==> flow/design.v <==
`timescale 1ns / 1ps
module judge(
	input [63:0]num,
	output [15:0] judge
    );
assign judge[0] = (num[3:0]==4'b0000)?1'b0:1'b1;	
assign judge[1] = (num[7:4]==4'b0000)?1'b0:1'b1;
assign judge[2] = (num[11:8]==4'b0000)?1'b0:1'b1;
assign judge[3] = (num[15:12]==4'b0000)?1'b0:1'b1;
assign judge[4] = (num[19:16]==4'b0000)?1'b0:1'b1;
assign judge[5] = (num[23:20]==4'b0000)?1'b0:1'b1;
assign judge[6] = (num[27:24]==4'b0000)?1'b0:1'b1;
assign judge[7] = (num[31:28]==4'b0000)?1'b0:1'b1;
assign judge[8] = (num[35:32]==4'b0000)?1'b0:1'b1;
assign judge[9] = (num[39:36]==4'b0000)?1'b0:1'b1;
assign judge[10] = (num[43:40]==4'b0000)?1'b0:1'b1;
assign judge[11] = (num[47:44]==4'b0000)?1'b0:1'b1;
assign judge[12] = (num[51:48]==4'b0000)?1'b0:1'b1;
assign judge[13] = (num[55:52]==4'b0000)?1'b0:1'b1;
assign judge[14] = (num[59:56]==4'b0000)?1'b0:1'b1;
assign judge[15] = (num[63:60]==4'b0000)?1'b0:1'b1;
endmodule
`timescale 1ns / 1ps
module GameModeEazy(
input wire clk,
input wire rst,
input wire load,
input wire [63:0] load_board,
input wire [3:0]btn,
input wire [3:0]mode,
output wire [63:0] num,
output wire [15:0] judge
    );
reg [63:0] num_reg; 
reg [63:0] num_reg_last;
reg [3:0]position_reg;
reg [1:0]count;
assign num = num_reg;
judge m0(.num(num),.judge(judge));
always @ (posedge clk)
if (rst) begin
	num_reg = 64'b0001000000000000000000000000000000000000000000000000000000010000;
	count = 2'b00;
end
else if (load) begin
	num_reg = load_board;
end
else if (mode==4'b0011) begin
	if (count==2'b11) count=2'b00; else count=count+1'b1;
	num_reg_last=num_reg;
		if (btn[0]==1)
		begin		
			if (num_reg[3:0]==4'b0000)
				begin
					num_reg[3:0]=num_reg[19:16];
					num_reg[19:16]=4'b0000;
				end
			if (num_reg[7:4]==4'b0000)
				begin
					num_reg[7:4]=num_reg[23:20];
					num_reg[23:20]=4'b0000;
				end	
			if (num_reg[11:8]==4'b0000)
				begin
					num_reg[11:8]=num_reg[27:24];
					num_reg[27:24]=4'b0000;
				end	
			if (num_reg[15:12]==4'b0000)
				begin
					num_reg[15:12]=num_reg[31:28];
					num_reg[31:28]=4'b0000;
				end	
			if (num_reg[19:16]==4'b0000)
				begin
					num_reg[19:16]=num_reg[35:32];
					num_reg[35:32]=4'b0000;
				end
			if (num_reg[23:20]==4'b0000)
				begin
					num_reg[23:20]=num_reg[39:36];
					num_reg[39:36]=4'b0000;
				end	
			if (num_reg[27:24]==4'b0000)
				begin
					num_reg[27:24]=num_reg[43:40];
					num_reg[43:40]=4'b0000;
				end	
			if (num_reg[31:28]==4'b0000)
				begin
					num_reg[31:28]=num_reg[47:44];
					num_reg[47:44]=4'b0000;
				end	
			if (num_reg[3:0]==4'b0000)
				begin
					num_reg[3:0]=num_reg[19:16];
					num_reg[19:16]=4'b0000;
				end
			if (num_reg[7:4]==4'b0000)
				begin
					num_reg[7:4]=num_reg[23:20];
					num_reg[23:20]=4'b0000;
				end	
			if (num_reg[11:8]==4'b0000)
				begin
					num_reg[11:8]=num_reg[27:24];
					num_reg[27:24]=4'b0000;
				end	
			if (num_reg[15:12]==4'b0000)
				begin
					num_reg[15:12]=num_reg[31:28];
					num_reg[31:28]=4'b0000;
				end	
			if (num_reg[35:32]==4'b0000)
				begin
					num_reg[35:32]=num_reg[51:48];
					num_reg[51:48]=4'b0000;
				end
			if (num_reg[39:36]==4'b0000)
				begin
					num_reg[39:36]=num_reg[55:52];
					num_reg[55:52]=4'b0000;
				end	
			if (num_reg[43:40]==4'b0000)
				begin
					num_reg[43:40]=num_reg[59:56];
					num_reg[59:56]=4'b0000;
				end	
			if (num_reg[47:44]==4'b0000)
				begin
					num_reg[47:44]=num_reg[63:60];
					num_reg[63:60]=4'b0000;
				end		
			if (num_reg[19:16]==4'b0000)
				begin
					num_reg[19:16]=num_reg[35:32];
					num_reg[35:32]=4'b0000;
				end
			if (num_reg[23:20]==4'b0000)
				begin
					num_reg[23:20]=num_reg[39:36];
					num_reg[39:36]=4'b0000;
				end	
			if (num_reg[27:24]==4'b0000)
				begin
					num_reg[27:24]=num_reg[43:40];
					num_reg[43:40]=4'b0000;
				end	
			if (num_reg[31:28]==4'b0000)
				begin
					num_reg[31:28]=num_reg[47:44];
					num_reg[47:44]=4'b0000;
				end	
			if (num_reg[3:0]==4'b0000)
				begin
					num_reg[3:0]=num_reg[19:16];
					num_reg[19:16]=4'b0000;
				end
			if (num_reg[7:4]==4'b0000)
				begin
					num_reg[7:4]=num_reg[23:20];
					num_reg[23:20]=4'b0000;
				end	
			if (num_reg[11:8]==4'b0000)
				begin
					num_reg[11:8]=num_reg[27:24];
					num_reg[27:24]=4'b0000;
				end	
			if (num_reg[15:12]==4'b0000)
				begin
					num_reg[15:12]=num_reg[31:28];
					num_reg[31:28]=4'b0000;
				end	
			if (num_reg[3:0]==num_reg[19:16] && num_reg[3:0]!=4'b0000)
				begin
					num_reg[3:0]=num_reg[3:0]+1'b1;
					num_reg[19:16]=4'b0000;
				end
			if (num_reg[7:4]==num_reg[23:20] && num_reg[7:4]!=4'b0000)
				begin
					num_reg[7:4]=num_reg[7:4]+1'b1;
					num_reg[23:20]=4'b0000;
				end	
			if (num_reg[11:8]==num_reg[27:24] && num_reg[11:8]!=4'b0000)
				begin
					num_reg[11:8]=num_reg[11:8]+1'b1;
					num_reg[27:24]=4'b0000;
				end	
			if (num_reg[15:12]==num_reg[31:28] && num_reg[15:12]!=4'b0000)
				begin
					num_reg[15:12]=num_reg[15:12]+1'b1;
					num_reg[31:28]=4'b0000;
				end	
			if (num_reg[35:32]==num_reg[19:16] && num_reg[35:32]!=4'b0000)
				begin
					num_reg[19:16]=num_reg[19:16]+1'b1;
					num_reg[35:32]=4'b0000;
				end
			if (num_reg[23:20]==num_reg[39:36] && num_reg[23:20]!=4'b000)
				begin
					num_reg[23:20]=num_reg[23:20]+1'b1;
					num_reg[39:36]=4'b0000;
				end	
			if (num_reg[43:40]==num_reg[27:24] && num_reg[43:40]!=4'b0000)
				begin
					num_reg[27:24]=num_reg[27:24]+1'b1;
					num_reg[43:40]=4'b0000;
				end	
			if (num_reg[47:44]==num_reg[31:28] && num_reg[47:44]!=4'b0000)
				begin
					num_reg[31:28]=num_reg[31:28]+1'b1;
					num_reg[47:44]=4'b0000;
				end	
			if (num_reg[35:32]==num_reg[51:48] && num_reg[35:32]!=4'b0000)
				begin
					num_reg[35:32]=num_reg[35:32]+1'b1;
					num_reg[51:48]=4'b0000;
				end
			if (num_reg[55:52]==num_reg[39:36] && num_reg[55:52]!=4'b0000) 
				begin
					num_reg[39:36]=num_reg[39:36]+1'b1;
					num_reg[55:52]=4'b0000;
				end	
			if (num_reg[43:40]==num_reg[59:56] && num_reg[43:40]!=4'b0000)
				begin
					num_reg[43:40]=num_reg[43:40]+1'b1;
					num_reg[59:56]=4'b0000;
				end	
			if (num_reg[47:44]==num_reg[63:60] && num_reg[47:44]!=4'b0000)
				begin
					num_reg[47:44]=num_reg[47:44]+1'b1;
					num_reg[63:60]=4'b0000;
				end		
			if (num_reg[3:0]==4'b0000)
				begin
					num_reg[3:0]=num_reg[19:16];
					num_reg[19:16]=4'b0000;
				end
			if (num_reg[7:4]==4'b0000)
				begin
					num_reg[7:4]=num_reg[23:20];
					num_reg[23:20]=4'b0000;
				end	
			if (num_reg[11:8]==4'b0000)
				begin
					num_reg[11:8]=num_reg[27:24];
					num_reg[27:24]=4'b0000;
				end	
			if (num_reg[15:12]==4'b0000)
				begin
					num_reg[15:12]=num_reg[31:28];
					num_reg[31:28]=4'b0000;
				end	
			if (num_reg[19:16]==4'b0000)
				begin
					num_reg[19:16]=num_reg[35:32];
					num_reg[35:32]=4'b0000;
				end
			if (num_reg[23:20]==4'b0000)
				begin
					num_reg[23:20]=num_reg[39:36];
					num_reg[39:36]=4'b0000;
				end	
			if (num_reg[27:24]==4'b0000)
				begin
					num_reg[27:24]=num_reg[43:40];
					num_reg[43:40]=4'b0000;
				end	
			if (num_reg[31:28]==4'b0000)
				begin
					num_reg[31:28]=num_reg[47:44];
					num_reg[47:44]=4'b0000;
				end	
			if (num_reg[3:0]==4'b0000)
				begin
					num_reg[3:0]=num_reg[19:16];
					num_reg[19:16]=4'b0000;
				end
			if (num_reg[7:4]==4'b0000)
				begin
					num_reg[7:4]=num_reg[23:20];
					num_reg[23:20]=4'b0000;
				end	
			if (num_reg[11:8]==4'b0000)
				begin
					num_reg[11:8]=num_reg[27:24];
					num_reg[27:24]=4'b0000;
				end	
			if (num_reg[15:12]==4'b0000)
				begin
					num_reg[15:12]=num_reg[31:28];
					num_reg[31:28]=4'b0000;
				end	
			if (num_reg[35:32]==4'b0000)
				begin
					num_reg[35:32]=num_reg[51:48];
					num_reg[51:48]=4'b0000;
				end
			if (num_reg[39:36]==4'b0000)
				begin
					num_reg[39:36]=num_reg[55:52];
					num_reg[55:52]=4'b0000;
				end	
			if (num_reg[43:40]==4'b0000)
				begin
					num_reg[43:40]=num_reg[59:56];
					num_reg[59:56]=4'b0000;
				end	
			if (num_reg[47:44]==4'b0000)
				begin
					num_reg[47:44]=num_reg[63:60];
					num_reg[63:60]=4'b0000;
				end		
			if (num_reg[19:16]==4'b0000)
				begin
					num_reg[19:16]=num_reg[35:32];
					num_reg[35:32]=4'b0000;
				end
			if (num_reg[23:20]==4'b0000)
				begin
					num_reg[23:20]=num_reg[39:36];
					num_reg[39:36]=4'b0000;
				end	
			if (num_reg[27:24]==4'b0000)
				begin
					num_reg[27:24]=num_reg[43:40];
					num_reg[43:40]=4'b0000;
				end	
			if (num_reg[31:28]==4'b0000)
				begin
					num_reg[31:28]=num_reg[47:44];
					num_reg[47:44]=4'b0000;
				end	
			if (num_reg[3:0]==4'b0000)
				begin
					num_reg[3:0]=num_reg[19:16];
					num_reg[19:16]=4'b0000;
				end
			if (num_reg[7:4]==4'b0000)
				begin
					num_reg[7:4]=num_reg[23:20];
					num_reg[23:20]=4'b0000;
				end	
			if (num_reg[11:8]==4'b0000)
				begin
					num_reg[11:8]=num_reg[27:24];
					num_reg[27:24]=4'b0000;
				end	
			if (num_reg[15:12]==4'b0000)
				begin
					num_reg[15:12]=num_reg[31:28];
					num_reg[31:28]=4'b0000;
				end	
			end		
	else if (btn[1]==1)
		begin	
			if (num_reg[51:48]==4'b0000)
				begin
					num_reg[51:48]=num_reg[35:32];
					num_reg[35:32]=4'b0000;
				end
			if (num_reg[55:52]==4'b0000)
				begin
					num_reg[55:52]=num_reg[39:36];
					num_reg[39:36]=4'b0000;
				end	
			if (num_reg[59:56]==4'b0000)
				begin
					num_reg[59:56]=num_reg[43:40];
					num_reg[43:40]=4'b0000;
				end	
			if (num_reg[63:60]==4'b0000)
				begin
					num_reg[63:60]=num_reg[47:44];
					num_reg[47:44]=4'b0000;
				end	
			if (num_reg[35:32]==4'b0000)
				begin
					num_reg[35:32]=num_reg[19:16];
					num_reg[19:16]=4'b0000;
				end
			if (num_reg[39:36]==4'b0000)
				begin
					num_reg[39:36]=num_reg[23:20];
					num_reg[23:20]=4'b0000;
				end	
			if (num_reg[43:40]==4'b0000)
				begin
					num_reg[43:40]=num_reg[27:24];
					num_reg[27:24]=4'b0000;
				end	
			if (num_reg[47:44]==4'b0000)
				begin
					num_reg[47:44]=num_reg[31:28];
					num_reg[31:28]=4'b0000;
				end	
			if (num_reg[51:48]==4'b0000)
				begin
					num_reg[51:48]=num_reg[35:32];
					num_reg[35:32]=4'b0000;
				end
			if (num_reg[55:52]==4'b0000)
				begin
					num_reg[55:52]=num_reg[39:36];
					num_reg[39:36]=4'b0000;
				end	
			if (num_reg[59:56]==4'b0000)
				begin
					num_reg[59:56]=num_reg[43:40];
					num_reg[43:40]=4'b0000;
				end	
			if (num_reg[63:60]==4'b0000)
				begin
					num_reg[63:60]=num_reg[47:44];
					num_reg[47:44]=4'b0000;
				end	
			if (num_reg[19:16]==4'b0000)
				begin
					num_reg[19:16]=num_reg[3:0];
					num_reg[3:0]=4'b0000;
				end
			if (num_reg[23:20]==4'b0000)
				begin
					num_reg[23:20]=num_reg[7:4];
					num_reg[7:4]=4'b0000;
				end	
			if (num_reg[27:24]==4'b0000)
				begin
					num_reg[27:24]=num_reg[11:8];
					num_reg[11:8]=4'b0000;
				end	
			if (num_reg[31:28]==4'b0000)
				begin
					num_reg[31:28]=num_reg[15:12];
					num_reg[15:12]=4'b0000;
				end		
			if (num_reg[35:32]==4'b0000)
				begin
					num_reg[35:32]=num_reg[19:16];
					num_reg[19:16]=4'b0000;
				end
			if (num_reg[39:36]==4'b0000)
				begin
					num_reg[39:36]=num_reg[23:20];
					num_reg[23:20]=4'b0000;
				end	
			if (num_reg[43:40]==4'b0000)
				begin
					num_reg[43:40]=num_reg[27:24];
					num_reg[27:24]=4'b0000;
				end	
			if (num_reg[47:44]==4'b0000)
				begin
					num_reg[47:44]=num_reg[31:28];
					num_reg[31:28]=4'b0000;
				end	
			if (num_reg[51:48]==4'b0000)
				begin
					num_reg[51:48]=num_reg[35:32];
					num_reg[35:32]=4'b0000;
				end
			if (num_reg[55:52]==4'b0000)
				begin
					num_reg[55:52]=num_reg[39:36];
					num_reg[39:36]=4'b0000;
				end	
			if (num_reg[59:56]==4'b0000)
				begin
					num_reg[59:56]=num_reg[43:40];
					num_reg[43:40]=4'b0000;
				end	
			if (num_reg[63:60]==4'b0000)
				begin
					num_reg[63:60]=num_reg[47:44];
					num_reg[47:44]=4'b0000;
				end	
			if (num_reg[51:48]==num_reg[35:32] && num_reg[51:48]!=4'b0000)
				begin
					num_reg[51:48]=num_reg[51:48]+1'b1;
					num_reg[35:32]=4'b0000;
				end
			if (num_reg[55:52]==num_reg[39:36] && num_reg[55:52]!=4'b0000)
				begin
					num_reg[55:52]=num_reg[55:52]+1'b1;
					num_reg[39:36]=4'b0000;
				end	
			if (num_reg[59:56]==num_reg[43:40] && num_reg[59:56]!=4'b0000)
				begin
					num_reg[59:56]=num_reg[59:56]+1'b1;
					num_reg[43:40]=4'b0000;
				end	
			if (num_reg[63:60]==num_reg[47:44] && num_reg[63:60]!=4'b0000)
				begin
					num_reg[63:60]=num_reg[63:60]+1'b1;
					num_reg[47:44]=4'b0000;
				end	
			if (num_reg[35:32]==num_reg[19:16] && num_reg[35:32]!=4'b0000)
				begin
					num_reg[35:32]=num_reg[35:32]+1'b1;
					num_reg[19:16]=4'b0000;
				end
			if (num_reg[39:36]==num_reg[23:20] && num_reg[39:36]!=4'b0000)
				begin
					num_reg[39:36]=num_reg[39:36]+1'b1;
					num_reg[23:20]=4'b0000;
				end	
			if (num_reg[43:40]==num_reg[27:24] && num_reg[43:40]!=4'b0000)
				begin
					num_reg[43:40]=num_reg[43:40]+1'b1;
					num_reg[27:24]=4'b0000;
				end	
			if (num_reg[47:44]==num_reg[31:28] && num_reg[47:44]!=4'b0000)
				begin
					num_reg[47:44]=num_reg[47:44]+1'b1;
					num_reg[31:28]=4'b0000;
				end	
			if (num_reg[19:16]==num_reg[3:0] && num_reg[19:16]!=4'b0000)
				begin
					num_reg[19:16]=num_reg[19:16]+1'b1;
					num_reg[3:0]=4'b0000;
				end
			if (num_reg[23:20]==num_reg[7:4] && num_reg[23:20]!=4'b0000)
				begin
					num_reg[23:20]=num_reg[23:20]+1'b1;
					num_reg[7:4]=4'b0000;
				end	
			if (num_reg[27:24]==num_reg[11:8] && num_reg[27:24]!=4'b0000)
				begin
					num_reg[27:24]=num_reg[27:24]+1'b1;
					num_reg[11:8]=4'b0000;
				end	
			if (num_reg[31:28]==num_reg[15:12] && num_reg[31:28]!=4'b0000)
				begin
					num_reg[31:28]=num_reg[31:28]+1'b1;
					num_reg[15:12]=4'b0000;
				end		
			if (num_reg[51:48]==4'b0000)
				begin
					num_reg[51:48]=num_reg[35:32];
					num_reg[35:32]=4'b0000;
				end
			if (num_reg[55:52]==4'b0000)
				begin
					num_reg[55:52]=num_reg[39:36];
					num_reg[39:36]=4'b0000;
				end	
			if (num_reg[59:56]==4'b0000)
				begin
					num_reg[59:56]=num_reg[43:40];
					num_reg[43:40]=4'b0000;
				end	
			if (num_reg[63:60]==4'b0000)
				begin
					num_reg[63:60]=num_reg[47:44];
					num_reg[47:44]=4'b0000;
				end	
			if (num_reg[35:32]==4'b0000)
				begin
					num_reg[35:32]=num_reg[19:16];
					num_reg[19:16]=4'b0000;
				end
			if (num_reg[39:36]==4'b0000)
				begin
					num_reg[39:36]=num_reg[23:20];
					num_reg[23:20]=4'b0000;
				end	
			if (num_reg[43:40]==4'b0000)
				begin
					num_reg[43:40]=num_reg[27:24];
					num_reg[27:24]=4'b0000;
				end	
			if (num_reg[47:44]==4'b0000)
				begin
					num_reg[47:44]=num_reg[31:28];
					num_reg[31:28]=4'b0000;
				end	
			if (num_reg[51:48]==4'b0000)
				begin
					num_reg[51:48]=num_reg[35:32];
					num_reg[35:32]=4'b0000;
				end
			if (num_reg[55:52]==4'b0000)
				begin
					num_reg[55:52]=num_reg[39:36];
					num_reg[39:36]=4'b0000;
				end	
			if (num_reg[59:56]==4'b0000)
				begin
					num_reg[59:56]=num_reg[43:40];
					num_reg[43:40]=4'b0000;
				end	
			if (num_reg[63:60]==4'b0000)
				begin
					num_reg[63:60]=num_reg[47:44];
					num_reg[47:44]=4'b0000;
				end	
			if (num_reg[19:16]==4'b0000)
				begin
					num_reg[19:16]=num_reg[3:0];
					num_reg[3:0]=4'b0000;
				end
			if (num_reg[23:20]==4'b0000)
				begin
					num_reg[23:20]=num_reg[7:4];
					num_reg[7:4]=4'b0000;
				end	
			if (num_reg[27:24]==4'b0000)
				begin
					num_reg[27:24]=num_reg[11:8];
					num_reg[11:8]=4'b0000;
				end	
			if (num_reg[31:28]==4'b0000)
				begin
					num_reg[31:28]=num_reg[15:12];
					num_reg[15:12]=4'b0000;
				end		
			if (num_reg[35:32]==4'b0000)
				begin
					num_reg[35:32]=num_reg[19:16];
					num_reg[19:16]=4'b0000;
				end
			if (num_reg[39:36]==4'b0000)
				begin
					num_reg[39:36]=num_reg[23:20];
					num_reg[23:20]=4'b0000;
				end	
			if (num_reg[43:40]==4'b0000)
				begin
					num_reg[43:40]=num_reg[27:24];
					num_reg[27:24]=4'b0000;
				end	
			if (num_reg[47:44]==4'b0000)
				begin
					num_reg[47:44]=num_reg[31:28];
					num_reg[31:28]=4'b0000;
				end	
			if (num_reg[51:48]==4'b0000)
				begin
					num_reg[51:48]=num_reg[35:32];
					num_reg[35:32]=4'b0000;
				end
			if (num_reg[55:52]==4'b0000)
				begin
					num_reg[55:52]=num_reg[39:36];
					num_reg[39:36]=4'b0000;
				end	
			if (num_reg[59:56]==4'b0000)
				begin
					num_reg[59:56]=num_reg[43:40];
					num_reg[43:40]=4'b0000;
				end	
			if (num_reg[63:60]==4'b0000)
				begin
					num_reg[63:60]=num_reg[47:44];
					num_reg[47:44]=4'b0000;
				end	
			end	
	else if(btn[2]==1)
	begin
			if (num_reg[3:0]==4'b0000)
				begin
					num_reg[3:0]=num_reg[7:4];
					num_reg[7:4]=4'b0000;
				end
			if (num_reg[19:16]==4'b0000)
				begin
					num_reg[19:16]=num_reg[23:20];
					num_reg[23:20]=4'b0000;
				end	
			if (num_reg[35:32]==4'b0000)
				begin
					num_reg[35:32]=num_reg[39:36];
					num_reg[39:36]=4'b0000;
				end	
			if (num_reg[51:48]==4'b0000)
				begin
					num_reg[51:48]=num_reg[55:52];
					num_reg[55:52]=4'b0000;
				end	
			if (num_reg[7:4]==4'b0000)
				begin
					num_reg[7:4]=num_reg[11:8];
					num_reg[11:8]=4'b0000;
				end
			if (num_reg[23:20]==4'b0000)
				begin
					num_reg[23:20]=num_reg[27:24];
					num_reg[27:24]=4'b0000;
				end	
			if (num_reg[39:36]==4'b0000)
				begin
					num_reg[39:36]=num_reg[43:40];
					num_reg[43:40]=4'b0000;
				end	
			if (num_reg[55:52]==4'b0000)
				begin
					num_reg[55:52]=num_reg[59:56];
					num_reg[59:56]=4'b0000;
				end	
			if (num_reg[3:0]==4'b0000)
				begin
					num_reg[3:0]=num_reg[7:4];
					num_reg[7:4]=4'b0000;
				end
			if (num_reg[19:16]==4'b0000)
				begin
					num_reg[19:16]=num_reg[23:20];
					num_reg[23:20]=4'b0000;
				end	
			if (num_reg[35:32]==4'b0000)
				begin
					num_reg[35:32]=num_reg[39:36];
					num_reg[39:36]=4'b0000;
				end	
			if (num_reg[51:48]==4'b0000)
				begin
					num_reg[51:48]=num_reg[55:52];
					num_reg[55:52]=4'b0000;
				end	
			if (num_reg[11:8]==4'b0000)
				begin
					num_reg[11:8]=num_reg[15:12];
					num_reg[15:12]=4'b0000;
				end
			if (num_reg[27:24]==4'b0000)
				begin
					num_reg[27:24]=num_reg[31:28];
					num_reg[31:28]=4'b0000;
				end	
			if (num_reg[43:40]==4'b0000)
				begin
					num_reg[43:40]=num_reg[47:44];
					num_reg[47:44]=4'b0000;
				end	
			if (num_reg[59:56]==4'b0000)
				begin
					num_reg[59:56]=num_reg[63:60];
					num_reg[63:60]=4'b0000;
				end		
			if (num_reg[7:4]==4'b0000)
				begin
					num_reg[7:4]=num_reg[11:8];
					num_reg[11:8]=4'b0000;
				end
			if (num_reg[23:20]==4'b0000)
				begin
					num_reg[23:20]=num_reg[27:24];
					num_reg[27:24]=4'b0000;
				end	
			if (num_reg[39:36]==4'b0000)
				begin
					num_reg[39:36]=num_reg[43:40];
					num_reg[43:40]=4'b0000;
				end	
			if (num_reg[55:52]==4'b0000)
				begin
					num_reg[55:52]=num_reg[59:56];
					num_reg[59:56]=4'b0000;
				end	
			if (num_reg[3:0]==4'b0000)
				begin
					num_reg[3:0]=num_reg[7:4];
					num_reg[7:4]=4'b0000;
				end
			if (num_reg[19:16]==4'b0000)
				begin
					num_reg[19:16]=num_reg[23:20];
					num_reg[23:20]=4'b0000;
				end	
			if (num_reg[35:32]==4'b0000)
				begin
					num_reg[35:32]=num_reg[39:36];
					num_reg[39:36]=4'b0000;
				end	
			if (num_reg[51:48]==4'b0000)
				begin
					num_reg[51:48]=num_reg[55:52];
					num_reg[55:52]=4'b0000;
				end	
			if (num_reg[3:0]==num_reg[7:4] && num_reg[3:0]!=4'b0000)
				begin
					num_reg[3:0]=num_reg[3:0]+1'b1;
					num_reg[7:4]=4'b0000;
				end
			if (num_reg[19:16]==num_reg[23:20] && num_reg[19:16]!=4'b0000)
				begin
					num_reg[19:16]=num_reg[19:16]+1'b1;
					num_reg[23:20]=4'b0000;
				end	
			if (num_reg[35:32]==num_reg[39:36] && num_reg[35:32]!=4'b0000)
				begin
					num_reg[35:32]=num_reg[35:32]+1'b1;
					num_reg[39:36]=4'b0000;
				end	
			if (num_reg[51:48]==num_reg[55:52] && num_reg[51:48]!=4'b0000)
				begin
					num_reg[51:48]=num_reg[51:48]+1'b1;
					num_reg[55:52]=4'b0000;
				end	
			if (num_reg[7:4]==num_reg[11:8] && num_reg[7:4]!=4'b0000)
				begin
					num_reg[7:4]=num_reg[7:4]+1'b1;
					num_reg[11:8]=4'b0000;
				end
			if (num_reg[23:20]==num_reg[27:24] && num_reg[23:20]!=4'b0000)
				begin
					num_reg[23:20]=num_reg[23:20]+1'b1;
					num_reg[27:24]=4'b0000;
				end	
			if (num_reg[39:36]==num_reg[43:40] && num_reg[39:36]!=4'b0000)
				begin
					num_reg[39:36]=num_reg[39:36]+1'b1;
					num_reg[43:40]=4'b0000;
				end	
			if (num_reg[55:52]==num_reg[59:56] && num_reg[55:52]!=4'b0000)
				begin
					num_reg[55:52]=num_reg[55:52]+1'b1;
					num_reg[59:56]=4'b0000;
				end	
			if (num_reg[11:8]==num_reg[15:12] && num_reg[11:8]!=4'b0000)
				begin
					num_reg[11:8]=num_reg[11:8]+1'b1;
					num_reg[15:12]=4'b0000;
				end
			if (num_reg[27:24]==num_reg[31:28] && num_reg[27:24]!=4'b0000)
				begin
					num_reg[27:24]=num_reg[27:24]+1'b1;
					num_reg[31:28]=4'b0000;
				end	
			if (num_reg[43:40]==num_reg[47:44] && num_reg[43:40]!=4'b0000)
				begin
					num_reg[43:40]=num_reg[43:40]+1'b1;
					num_reg[47:44]=4'b0000;
				end	
			if (num_reg[59:56]==num_reg[63:60] && num_reg[59:56]!=4'b0000)
				begin
					num_reg[59:56]=num_reg[59:56]+1'b1;
					num_reg[63:60]=4'b0000;
				end		
			if (num_reg[3:0]==4'b0000)
				begin
					num_reg[3:0]=num_reg[7:4];
					num_reg[7:4]=4'b0000;
				end
			if (num_reg[19:16]==4'b0000)
				begin
					num_reg[19:16]=num_reg[23:20];
					num_reg[23:20]=4'b0000;
				end	
			if (num_reg[35:32]==4'b0000)
				begin
					num_reg[35:32]=num_reg[39:36];
					num_reg[39:36]=4'b0000;
				end	
			if (num_reg[51:48]==4'b0000)
				begin
					num_reg[51:48]=num_reg[55:52];
					num_reg[55:52]=4'b0000;
				end	
			if (num_reg[7:4]==4'b0000)
				begin
					num_reg[7:4]=num_reg[11:8];
					num_reg[11:8]=4'b0000;
				end
			if (num_reg[23:20]==4'b0000)
				begin
					num_reg[23:20]=num_reg[27:24];
					num_reg[27:24]=4'b0000;
				end	
			if (num_reg[39:36]==4'b0000)
				begin
					num_reg[39:36]=num_reg[43:40];
					num_reg[43:40]=4'b0000;
				end	
			if (num_reg[55:52]==4'b0000)
				begin
					num_reg[55:52]=num_reg[59:56];
					num_reg[59:56]=4'b0000;
				end	
			if (num_reg[3:0]==4'b0000)
				begin
					num_reg[3:0]=num_reg[7:4];
					num_reg[7:4]=4'b0000;
				end
			if (num_reg[19:16]==4'b0000)
				begin
					num_reg[19:16]=num_reg[23:20];
					num_reg[23:20]=4'b0000;
				end	
			if (num_reg[35:32]==4'b0000)
				begin
					num_reg[35:32]=num_reg[39:36];
					num_reg[39:36]=4'b0000;
				end	
			if (num_reg[51:48]==4'b0000)
				begin
					num_reg[51:48]=num_reg[55:52];
					num_reg[55:52]=4'b0000;
				end	
			if (num_reg[11:8]==4'b0000)
				begin
					num_reg[11:8]=num_reg[15:12];
					num_reg[15:12]=4'b0000;
				end
			if (num_reg[27:24]==4'b0000)
				begin
					num_reg[27:24]=num_reg[31:28];
					num_reg[31:28]=4'b0000;
				end	
			if (num_reg[43:40]==4'b0000)
				begin
					num_reg[43:40]=num_reg[47:44];
					num_reg[47:44]=4'b0000;
				end	
			if (num_reg[59:56]==4'b0000)
				begin
					num_reg[59:56]=num_reg[63:60];
					num_reg[63:60]=4'b0000;
				end		
			if (num_reg[7:4]==4'b0000)
				begin
					num_reg[7:4]=num_reg[11:8];
					num_reg[11:8]=4'b0000;
				end
			if (num_reg[23:20]==4'b0000)
				begin
					num_reg[23:20]=num_reg[27:24];
					num_reg[27:24]=4'b0000;
				end	
			if (num_reg[39:36]==4'b0000)
				begin
					num_reg[39:36]=num_reg[43:40];
					num_reg[43:40]=4'b0000;
				end	
			if (num_reg[55:52]==4'b0000)
				begin
					num_reg[55:52]=num_reg[59:56];
					num_reg[59:56]=4'b0000;
				end	
			if (num_reg[3:0]==4'b0000)
				begin
					num_reg[3:0]=num_reg[7:4];
					num_reg[7:4]=4'b0000;
				end
			if (num_reg[19:16]==4'b0000)
				begin
					num_reg[19:16]=num_reg[23:20];
					num_reg[23:20]=4'b0000;
				end	
			if (num_reg[35:32]==4'b0000)
				begin
					num_reg[35:32]=num_reg[39:36];
					num_reg[39:36]=4'b0000;
				end	
			if (num_reg[51:48]==4'b0000)
				begin
					num_reg[51:48]=num_reg[55:52];
					num_reg[55:52]=4'b0000;
				end	
		end	
	else if(btn[3]==1)
	begin		
			if (num_reg[15:12]==4'b0000)
				begin
					num_reg[15:12]=num_reg[11:8];
					num_reg[11:8]=4'b0000;
				end
			if (num_reg[31:28]==4'b0000)
				begin
					num_reg[31:28]=num_reg[27:24];
					num_reg[27:24]=4'b0000;
				end	
			if (num_reg[47:44]==4'b0000)
				begin
					num_reg[47:44]=num_reg[43:40];
					num_reg[43:40]=4'b0000;
				end	
			if (num_reg[63:60]==4'b0000)
				begin
					num_reg[63:60]=num_reg[59:56];
					num_reg[59:56]=4'b0000;
				end	
			if (num_reg[11:8]==4'b0000)
				begin
					num_reg[11:8]=num_reg[7:4];
					num_reg[7:4]=4'b0000;
				end
			if (num_reg[27:24]==4'b0000)
				begin
					num_reg[27:24]=num_reg[23:20];
					num_reg[23:20]=4'b0000;
				end	
			if (num_reg[43:40]==4'b0000)
				begin
					num_reg[43:40]=num_reg[39:36];
					num_reg[39:36]=4'b0000;
				end	
			if (num_reg[59:56]==4'b0000)
				begin
					num_reg[59:56]=num_reg[55:52];
					num_reg[55:52]=4'b0000;
				end	
			if (num_reg[15:12]==4'b0000)
				begin
					num_reg[15:12]=num_reg[11:8];
					num_reg[11:8]=4'b0000;
				end
			if (num_reg[31:28]==4'b0000)
				begin
					num_reg[31:28]=num_reg[27:24];
					num_reg[27:24]=4'b0000;
				end	
			if (num_reg[47:44]==4'b0000)
				begin
					num_reg[47:44]=num_reg[43:40];
					num_reg[43:40]=4'b0000;
				end	
			if (num_reg[63:60]==4'b0000)
				begin
					num_reg[63:60]=num_reg[59:56];
					num_reg[59:56]=4'b0000;
				end	
			if (num_reg[7:4]==4'b0000)
				begin
					num_reg[7:4]=num_reg[3:0];
					num_reg[3:0]=4'b0000;
				end
			if (num_reg[23:20]==4'b0000)
				begin
					num_reg[23:20]=num_reg[19:16];
					num_reg[19:16]=4'b0000;
				end	
			if (num_reg[39:36]==4'b0000)
				begin
					num_reg[39:36]=num_reg[35:32];
					num_reg[35:32]=4'b0000;
				end	
			if (num_reg[55:52]==4'b0000)
				begin
					num_reg[55:52]=num_reg[51:48];
					num_reg[51:48]=4'b0000;
				end		
			if (num_reg[11:8]==4'b0000)
				begin
					num_reg[11:8]=num_reg[7:4];
					num_reg[7:4]=4'b0000;
				end
			if (num_reg[27:24]==4'b0000)
				begin
					num_reg[27:24]=num_reg[23:20];
					num_reg[23:20]=4'b0000;
				end	
			if (num_reg[43:40]==4'b0000)
				begin
					num_reg[43:40]=num_reg[39:36];
					num_reg[39:36]=4'b0000;
				end	
			if (num_reg[59:56]==4'b0000)
				begin
					num_reg[59:56]=num_reg[55:52];
					num_reg[55:52]=4'b0000;
				end	
			if (num_reg[15:12]==4'b0000)
				begin
					num_reg[15:12]=num_reg[11:8];
					num_reg[11:8]=4'b0000;
				end
			if (num_reg[31:28]==4'b0000)
				begin
					num_reg[31:28]=num_reg[27:24];
					num_reg[27:24]=4'b0000;
				end	
			if (num_reg[47:44]==4'b0000)
				begin
					num_reg[47:44]=num_reg[43:40];
					num_reg[43:40]=4'b0000;
				end	
			if (num_reg[63:60]==4'b0000)
				begin
					num_reg[63:60]=num_reg[59:56];
					num_reg[59:56]=4'b0000;
				end	
			if (num_reg[15:12]==num_reg[11:8] && num_reg[15:12]!=4'b0000)
				begin
					num_reg[15:12]=num_reg[15:12]+1'b1;
					num_reg[11:8]=4'b0000;
				end
			if (num_reg[31:28]==num_reg[27:24] && num_reg[31:28]!=4'b0000)
				begin
					num_reg[31:28]=num_reg[31:28]+1'b1;
					num_reg[27:24]=4'b0000;
				end	
			if (num_reg[47:44]==num_reg[43:40] && num_reg[47:44]!=4'b0000)
				begin
					num_reg[47:44]=num_reg[47:44]+1'b1;
					num_reg[43:40]=4'b0000;
				end	
			if (num_reg[63:60]==num_reg[59:56] && num_reg[63:60]!=4'b0000)
				begin
					num_reg[63:60]=num_reg[63:60]+1'b1;
					num_reg[59:56]=4'b0000;
				end	
			if (num_reg[11:8]==num_reg[7:4] && num_reg[11:8]!=4'b0000)
				begin
					num_reg[11:8]=num_reg[11:8]+1'b1;
					num_reg[7:4]=4'b0000;
				end
			if (num_reg[27:24]==num_reg[23:20] && num_reg[27:24]!=4'b0000)
				begin
					num_reg[27:24]=num_reg[27:24]+1'b1;
					num_reg[23:20]=4'b0000;
				end	
			if (num_reg[43:40]==num_reg[39:36] && num_reg[43:40]!=4'b0000)
				begin
					num_reg[43:40]=num_reg[43:40]+1'b1;
					num_reg[39:36]=4'b0000;
				end	
			if (num_reg[59:56]==num_reg[55:52] && num_reg[59:56]!=4'b0000)
				begin
					num_reg[59:56]=num_reg[59:56]+1'b1;
					num_reg[55:52]=4'b0000;
				end	
			if (num_reg[7:4]==num_reg[3:0] && num_reg[7:4]!=4'b0000)
				begin
					num_reg[7:4]=num_reg[7:4]+1'b1;
					num_reg[3:0]=4'b0000;
				end
			if (num_reg[23:20]==num_reg[19:16] && num_reg[23:20]!=4'b0000)
				begin
					num_reg[23:20]=num_reg[23:20]+1'b1;
					num_reg[19:16]=4'b0000;
				end	
			if (num_reg[39:36]==num_reg[35:32] && num_reg[39:36]!=4'b0000)
				begin
					num_reg[39:36]=num_reg[39:36]+1'b1;
					num_reg[35:32]=4'b0000;
				end	
			if (num_reg[55:52]==num_reg[51:48] && num_reg[55:52]!=4'b0000)
				begin
					num_reg[55:52]=num_reg[55:52]+1'b1;
					num_reg[51:48]=4'b0000;
				end		
			if (num_reg[15:12]==4'b0000)
				begin
					num_reg[15:12]=num_reg[11:8];
					num_reg[11:8]=4'b0000;
				end
			if (num_reg[31:28]==4'b0000)
				begin
					num_reg[31:28]=num_reg[27:24];
					num_reg[27:24]=4'b0000;
				end	
			if (num_reg[47:44]==4'b0000)
				begin
					num_reg[47:44]=num_reg[43:40];
					num_reg[43:40]=4'b0000;
				end	
			if (num_reg[63:60]==4'b0000)
				begin
					num_reg[63:60]=num_reg[59:56];
					num_reg[59:56]=4'b0000;
				end	
			if (num_reg[11:8]==4'b0000)
				begin
					num_reg[11:8]=num_reg[7:4];
					num_reg[7:4]=4'b0000;
				end
			if (num_reg[27:24]==4'b0000)
				begin
					num_reg[27:24]=num_reg[23:20];
					num_reg[23:20]=4'b0000;
				end	
			if (num_reg[43:40]==4'b0000)
				begin
					num_reg[43:40]=num_reg[39:36];
					num_reg[39:36]=4'b0000;
				end	
			if (num_reg[59:56]==4'b0000)
				begin
					num_reg[59:56]=num_reg[55:52];
					num_reg[55:52]=4'b0000;
				end	
			if (num_reg[15:12]==4'b0000)
				begin
					num_reg[15:12]=num_reg[11:8];
					num_reg[11:8]=4'b0000;
				end
			if (num_reg[31:28]==4'b0000)
				begin
					num_reg[31:28]=num_reg[27:24];
					num_reg[27:24]=4'b0000;
				end	
			if (num_reg[47:44]==4'b0000)
				begin
					num_reg[47:44]=num_reg[43:40];
					num_reg[43:40]=4'b0000;
				end	
			if (num_reg[63:60]==4'b0000)
				begin
					num_reg[63:60]=num_reg[59:56];
					num_reg[59:56]=4'b0000;
				end	
			if (num_reg[7:4]==4'b0000)
				begin
					num_reg[7:4]=num_reg[3:0];
					num_reg[3:0]=4'b0000;
				end
			if (num_reg[23:20]==4'b0000)
				begin
					num_reg[23:20]=num_reg[19:16];
					num_reg[19:16]=4'b0000;
				end	
			if (num_reg[39:36]==4'b0000)
				begin
					num_reg[39:36]=num_reg[35:32];
					num_reg[35:32]=4'b0000;
				end	
			if (num_reg[55:52]==4'b0000)
				begin
					num_reg[55:52]=num_reg[51:48];
					num_reg[51:48]=4'b0000;
				end		
			if (num_reg[11:8]==4'b0000)
				begin
					num_reg[11:8]=num_reg[7:4];
					num_reg[7:4]=4'b0000;
				end
			if (num_reg[27:24]==4'b0000)
				begin
					num_reg[27:24]=num_reg[23:20];
					num_reg[23:20]=4'b0000;
				end	
			if (num_reg[43:40]==4'b0000)
				begin
					num_reg[43:40]=num_reg[39:36];
					num_reg[39:36]=4'b0000;
				end	
			if (num_reg[59:56]==4'b0000)
				begin
					num_reg[59:56]=num_reg[55:52];
					num_reg[55:52]=4'b0000;
				end	
			if (num_reg[15:12]==4'b0000)
				begin
					num_reg[15:12]=num_reg[11:8];
					num_reg[11:8]=4'b0000;
				end
			if (num_reg[31:28]==4'b0000)
				begin
					num_reg[31:28]=num_reg[27:24];
					num_reg[27:24]=4'b0000;
				end	
			if (num_reg[47:44]==4'b0000)
				begin
					num_reg[47:44]=num_reg[43:40];
					num_reg[43:40]=4'b0000;
				end	
			if (num_reg[63:60]==4'b0000)
				begin
					num_reg[63:60]=num_reg[59:56];
					num_reg[59:56]=4'b0000;
				end	
		end	
		if (num_reg !=num_reg_last) begin
		if (count==2'b00) position_reg=4'b0000;
		if (count==2'b01) position_reg=4'b0101;
		if (count==2'b10) position_reg=4'b1010;
		if (count==2'b11) position_reg=4'b1111;
		if (num_reg[4*position_reg+3]!=0 || num_reg[4*position_reg+2]!=0 || num_reg[4*position_reg+1]!=0 ||num_reg[4*position_reg]!=0) position_reg=(position_reg==4'b1111)?4'b0000:position_reg+1'b1;
		if (num_reg[4*position_reg+3]!=0 || num_reg[4*position_reg+2]!=0 || num_reg[4*position_reg+1]!=0 ||num_reg[4*position_reg]!=0) position_reg=(position_reg==4'b1111)?4'b0000:position_reg+1'b1;
		if (num_reg[4*position_reg+3]!=0 || num_reg[4*position_reg+2]!=0 || num_reg[4*position_reg+1]!=0 ||num_reg[4*position_reg]!=0) position_reg=(position_reg==4'b1111)?4'b0000:position_reg+1'b1;
		if (num_reg[4*position_reg+3]!=0 || num_reg[4*position_reg+2]!=0 || num_reg[4*position_reg+1]!=0 ||num_reg[4*position_reg]!=0) position_reg=(position_reg==4'b1111)?4'b0000:position_reg+1'b1;
		if (num_reg[4*position_reg+3]!=0 || num_reg[4*position_reg+2]!=0 || num_reg[4*position_reg+1]!=0 ||num_reg[4*position_reg]!=0) position_reg=(position_reg==4'b1111)?4'b0000:position_reg+1'b1;
		if (num_reg[4*position_reg+3]!=0 || num_reg[4*position_reg+2]!=0 || num_reg[4*position_reg+1]!=0 ||num_reg[4*position_reg]!=0) position_reg=(position_reg==4'b1111)?4'b0000:position_reg+1'b1;
		if (num_reg[4*position_reg+3]!=0 || num_reg[4*position_reg+2]!=0 || num_reg[4*position_reg+1]!=0 ||num_reg[4*position_reg]!=0) position_reg=(position_reg==4'b1111)?4'b0000:position_reg+1'b1;
		if (num_reg[4*position_reg+3]!=0 || num_reg[4*position_reg+2]!=0 || num_reg[4*position_reg+1]!=0 ||num_reg[4*position_reg]!=0) position_reg=(position_reg==4'b1111)?4'b0000:position_reg+1'b1;
		if (num_reg[4*position_reg+3]!=0 || num_reg[4*position_reg+2]!=0 || num_reg[4*position_reg+1]!=0 ||num_reg[4*position_reg]!=0) position_reg=(position_reg==4'b1111)?4'b0000:position_reg+1'b1;
		if (num_reg[4*position_reg+3]!=0 || num_reg[4*position_reg+2]!=0 || num_reg[4*position_reg+1]!=0 ||num_reg[4*position_reg]!=0) position_reg=(position_reg==4'b1111)?4'b0000:position_reg+1'b1;
		if (num_reg[4*position_reg+3]!=0 || num_reg[4*position_reg+2]!=0 || num_reg[4*position_reg+1]!=0 ||num_reg[4*position_reg]!=0) position_reg=(position_reg==4'b1111)?4'b0000:position_reg+1'b1;
		if (num_reg[4*position_reg+3]!=0 || num_reg[4*position_reg+2]!=0 || num_reg[4*position_reg+1]!=0 ||num_reg[4*position_reg]!=0) position_reg=(position_reg==4'b1111)?4'b0000:position_reg+1'b1;
		if (num_reg[4*position_reg+3]!=0 || num_reg[4*position_reg+2]!=0 || num_reg[4*position_reg+1]!=0 ||num_reg[4*position_reg]!=0) position_reg=(position_reg==4'b1111)?4'b0000:position_reg+1'b1;
		if (num_reg[4*position_reg+3]!=0 || num_reg[4*position_reg+2]!=0 || num_reg[4*position_reg+1]!=0 ||num_reg[4*position_reg]!=0) position_reg=(position_reg==4'b1111)?4'b0000:position_reg+1'b1;
		if (num_reg[4*position_reg+3]!=0 || num_reg[4*position_reg+2]!=0 || num_reg[4*position_reg+1]!=0 ||num_reg[4*position_reg]!=0) position_reg=(position_reg==4'b1111)?4'b0000:position_reg+1'b1;
		if (num_reg[4*position_reg+3]!=0 || num_reg[4*position_reg+2]!=0 || num_reg[4*position_reg+1]!=0 ||num_reg[4*position_reg]!=0) position_reg=(position_reg==4'b1111)?4'b0000:position_reg+1'b1;
		if (num_reg[3:0]>4'b0111 || num_reg[7:4]>4'b0111 || num_reg[11:8]>4'b0111 || num_reg[15:12]>4'b0111 || 
			 num_reg[19:16]>4'b0111 || num_reg[23:20]>4'b0111 || num_reg[27:24]>4'b0111 || num_reg[31:28]>4'b0111 ||
			 num_reg[35:32]>4'b0111 || num_reg[39:36]>4'b0111 || num_reg[43:40]>4'b0111 || num_reg[47:44]>4'b0111 ||
			 num_reg[51:48]>4'b0111 || num_reg[55:52]>4'b0111 || num_reg[59:56]>4'b0111 || num_reg[63:60]>4'b0111)
		num_reg[4*position_reg +: 4]=4'b0010;
		else
		num_reg[4*position_reg +: 4]=4'b0001;
	end	
end	
endmodule
==> From RTL to reports: GameModeEazy <==
The steps from the RTL of GameModeEazy to its reports follow in flow order.
Lines are those of the file above, counted from 1.
Operators: Yosys type, input widths -> output width; for muxes data width and select width s.
Cell names lack the library's common part.
{ "design": {"design": "GameModeEazy", "clk_port": "clk", "lib": "sky130hd", "corner": "tt_025C_1v80"} }

==> Elaborated design <==
Yosys after proc, flatten, opt, wreduce and memory -nomap, before mapping. Memory bits, and registers merged into a memory's read port (data or address), are not among the register bits. Print and check cells are not counted. Equal cells are merged and count once.
{ "word_totals": {"register_bits": 70, "wordCells": 2891} }
{ "op_classes": {"addsub": 114, "compare": 16, "eq_ne": 70, "shift": 67, "n_mux": 2260, "logic": 6, "reduce_and_logical": 355} }
{ "ops": {"columns": ["cell", "count"], "rows": [
  ["$mux 4", 2228],
  ["$shiftx 64x8->1", 48],
  ["$shiftx 64x7->1", 16],
  ["$logic_not 4->1", 192],
  ["$add 4x1->4 const B", 64],
  ["$mux 64", 4],
  ["$add 6x2->7 const B", 32],
  ["$eq 4x4->1", 48],
  ["$reduce_bool 4->1", 48],
  ["$or 64x64->64", 2],
  ["$add 6x1->7 const B", 16],
  ["$shift 1x33->64 const A", 1],
  ["$shift 2x33->64 const A", 1],
  ["$gt 4x3->1 const B", 16],
  ["$shift 4x33->64 const A", 1],
  ["$eq 4x4->1 const B", 16],
  ["$ne 64x64->1", 1],
  ["$and 64x64->64", 1],
  ["$not 64->64", 1],
  ["$mux 8", 8],
  ["$logic_or 1x1->1", 63],
  ["$logic_and 1x1->1", 48],
  ["$neg 6->33", 1],
  ["$mux 1", 16],
  ["$mux 2", 4],
  ["$eq 2x2->1 const B", 3],
  ["$eq 4x2->1 const B", 1],
  ["$reduce_and 4->1", 1]
]} }
Not listed: further kinds 6, cells in them 7.

==> Depth <==
Depth = most cells in a row (Yosys ltp): at word level without a register or memory, in the mapped netlist without a sequential cell, where the memories' decode and read muxes count.
{ "depth": {"depth_word": 245, "abc_area": 1, "depth_mapped": 184} }

==> Synthesis result <==
The flow's flattened synthesis, as Yosys stat reports it; memories are mapped. The netlist is that of the ABC_AREA named above (0 if unset); the other value can give another one.
{ "types": {"columns": ["cell", "count"], "rows": [
  ["nand2_1", 2423],
  ["nand3_1", 1031],
  ["inv_1", 718],
  ["nor2_1", 489],
  ["nand2_2", 268],
  ["ha_1", 112],
  ["dfxtp_1", 66],
  ["xor2_1", 139],
  ["nand3_2", 119],
  ["o21ai_0", 184],
  ["nand2_4", 79],
  ["nand4_1", 138],
  ["o21ai_1", 165],
  ["a21oi_1", 143],
  ["nor2_2", 105],
  ["buf_6", 44],
  ["nand3_4", 23],
  ["inv_2", 101]
]} }
Not listed: further types 59, cells in them 562.
{ "synth_totals": {"cell_count": 6909, "yosys_area_um2": 36363.6, "seq_area_um2": 1411.4, "flip_flops": 69} }

==> Worst setup path after synthesis <==
OpenSTA on the mapped netlist: ideal clock, no wires. The path of least setup slack (recovery checks aside). Input and output delay are each 20% of the period. Register names are those of the netlist, which keeps one name where synthesis merged equal registers.
{ "synth_timing": {"kind": "input -> register", "start": "input btn[3]", "end": "register num_reg[20]", "period_ns": 28.0, "input_delay_ns": 5.600, "launch_ns": 5.600, "t_arrival_ns": 19.531, "slack_ns": 8.344, "path_delay_ns": 14.056, "path_stages": 131, "n_path_buf": 8, "synth_period_reached_ns": 19.656} }
"path_delay_ns" is the arrival time less input delay plus setup time.
"path_stages" counts driving pins, that of a launching flip-flop among them; a cell with two outputs on the path counts twice.
"synth_period_reached_ns" is the clock period less the worst setup slack; recovery checks do not enter. This is arithmetic on one report: input and output delays are still those of the set period (20% each).
At most two assigning lines are given for a register; there are more.
Lines with a computed index may be missing from the assigning lines.
{ "synth_via": {"path_cell_list": "clkbuf_8 inv_1 buf_6 dlygate4sd3_1 o21ai_0 o31ai_1 nand2_1 nand3_1 nand2_4 a21oi_1 a21oi_1 nand3_1 nand3_2 nand2_8 nand2_4 xor2_4 inv_2 nand3_2 [95 not listed] o21ai_1 inv_1 nand3_2 nand3_1 nand2_1 inv_2 nand3_1 inv_1 ha_1 inv_1 nor3_4 and2_1 buf_6 nand2_2 nand2_1 nand2_1 a21oi_1 nor2_1"} }
{ "synth_lines": {"columns": ["element", "line", "source"], "rows": [
  ["start, declared", 29, "input wire [3:0]btn,"],
  ["end, assigned", 46, "num_reg = load_board;"],
  ["end, assigned", 80, "num_reg[23:20]=num_reg[39:36];"],
  ["end, declared", 34, "reg [63:0] num_reg;"]
]} }
No chain of elaborated cells between the ends is given.

==> Path in the finished layout <==
From the final timing report of stored run 1: the path of least setup slack in the routed layout; clock arrival at registers is part of the times.
{ "layout_timing": {"kind": "register -> register", "start": "register num_reg[63]", "end": "register num_reg[19]", "period_ns": 18.5, "launch_ns": 0.39, "t_arrival_ns": 18.90, "slack_ns": -0.16, "path_stages": 163, "n_path_buf": 9} }
At most two assigning lines are given for a register; there are more.
Lines with a computed index may be missing from the assigning lines.
{ "layout_via": {"path_cell_list": "dfxtp_4 nor2_4 buf_12 nand2_8 o21ai_4 nor2_2 nand2_2 clkinv_4 a21oi_4 nand2_1 nor2_2 inv_2 o21ai_2 inv_1 ha_1 nand3_1 nand3_1 nand2_2 [127 not listed] nand2_8 nand2_1 nand3_1 nand3_2 nand3_4 nand2_4 nand2_2 nand2_2 ha_4 nand3_4 nor2_4 nor2_4 nand4_1 nor2_2 nand2_1 buf_4 a31oi_1 nor2_1"} }
{ "layout_lines": {"columns": ["element", "line", "source"], "rows": [
  ["start, declared", 34, "reg [63:0] num_reg;"],
  ["start, assigned", 46, "num_reg = load_board;"],
  ["start, assigned", 373, "num_reg[63:60]=num_reg[47:44];"],
  ["end, assigned", 46, null],
  ["end, assigned", 75, "num_reg[19:16]=num_reg[35:32];"],
  ["end, declared", 34, null]
]} }
No chain of elaborated cells between the ends is given.

GameModeEazy through Yosys and OpenROAD on sky130hd: 4 stored runs, unordered, with their settings and measured results. The constraints put input and output delay at 20% of the set period each and load the outputs with 0.01 pF.
"achieved period": clock period set for the run, less the worst setup slack. It is reckoned from that one timing run; input and output delays stay at 20% of the period that was set.
"time of the worst setup path" is the time allowed to the run's worst setup path (the clock period less input and output delay, where it has them) less its slack. Clock arrival times count: a late capture clock shortens it, a late launch clock lengthens it.

==> stored run 1: settings <==
{ "ABC_AREA": 1, "CORE_UTILIZATION": 30, "CTS_CLUSTER_DIAMETER": 221, "GPL_ROUTABILITY_DRIVEN": 0, "PLACE_DENSITY_LB_ADDON": 0.24, "period_ns": 18.5, "CAP_MARGIN": 20, "CORE_MARGIN": 2, "SLEW_MARGIN": 20 }
==> stored run 1: results <==
cell area after synthesis: 36363.6 µm²
area inside the die boundary: 124013.0 µm²
achieved period: 18.658 ns
post-route utilization: 41.6%
standard-cell area after layout: 49954.2 µm²
total negative setup slack: -2.951 ns
worst slack on setup checks: -0.158 ns
worst hold slack in the final report: 0.539 ns
time of the worst setup path: 18.66 ns
critical path type: register -> register

==> stored run 2: settings <==
{ "ABC_AREA": 0, "CELL_PAD_IN_SITES_GLOBAL_PLACEMENT": 1, "CORE_UTILIZATION": 63, "CTS_CLUSTER_SIZE": 34, "GPL_ROUTABILITY_DRIVEN": 1, "GPL_TIMING_DRIVEN": 0, "MAX_ROUTING_LAYER": "met4", "MIN_ROUTING_LAYER": "met2", "PLACE_DENSITY_LB_ADDON": 0.06, "SETUP_SLACK_MARGIN": -1.31, "period_ns": 47.1, "CAP_MARGIN": 20, "CORE_MARGIN": 2, "SLEW_MARGIN": 20 }
==> stored run 2: results <==
stopped before the end: placement reported FLW-0024

==> stored run 3: settings <==
{ "CAP_MARGIN": 30, "CELL_PAD_IN_SITES_GLOBAL_PLACEMENT": 3, "CTS_CLUSTER_SIZE": 28, "GPL_TIMING_DRIVEN": 0, "HOLD_SLACK_MARGIN": 0.21, "MAX_ROUTING_LAYER": "met5", "MIN_ROUTING_LAYER": "met2", "PLACE_DENSITY": 0.54, "SLEW_MARGIN": 15, "TNS_END_PERCENT": 40, "period_ns": 28.0, "CORE_MARGIN": 2, "CORE_UTILIZATION": 40 }
==> stored run 3: results <==
stopped before the end: routing reported GRT-0116

==> stored run 4: settings <==
{ "ABC_AREA": 1, "CAP_MARGIN": 25, "CELL_PAD_IN_SITES_DETAIL_PLACEMENT": 1, "CORE_ASPECT_RATIO": 0.69, "CORE_UTILIZATION": 30, "CTS_CLUSTER_DIAMETER": 221, "GPL_ROUTABILITY_DRIVEN": 0, "GPL_TIMING_DRIVEN": 0, "MAX_ROUTING_LAYER": "met4", "PLACE_DENSITY_LB_ADDON": 0.09, "SETUP_SLACK_MARGIN": 5.0, "SLEW_MARGIN": 40, "period_ns": 23.9, "CORE_MARGIN": 2 }
==> stored run 4: results <==
cell area after synthesis: 36363.6 µm²
area inside the die boundary: 124062.0 µm²
achieved period: 20.607 ns
post-route utilization: 42.2%
standard-cell area after layout: 50917.6 µm²
total negative setup slack: 0.000 ns
worst slack on setup checks: 3.293 ns
worst hold slack in the final report: 0.543 ns
time of the worst setup path: 15.83 ns
critical path type: input -> register
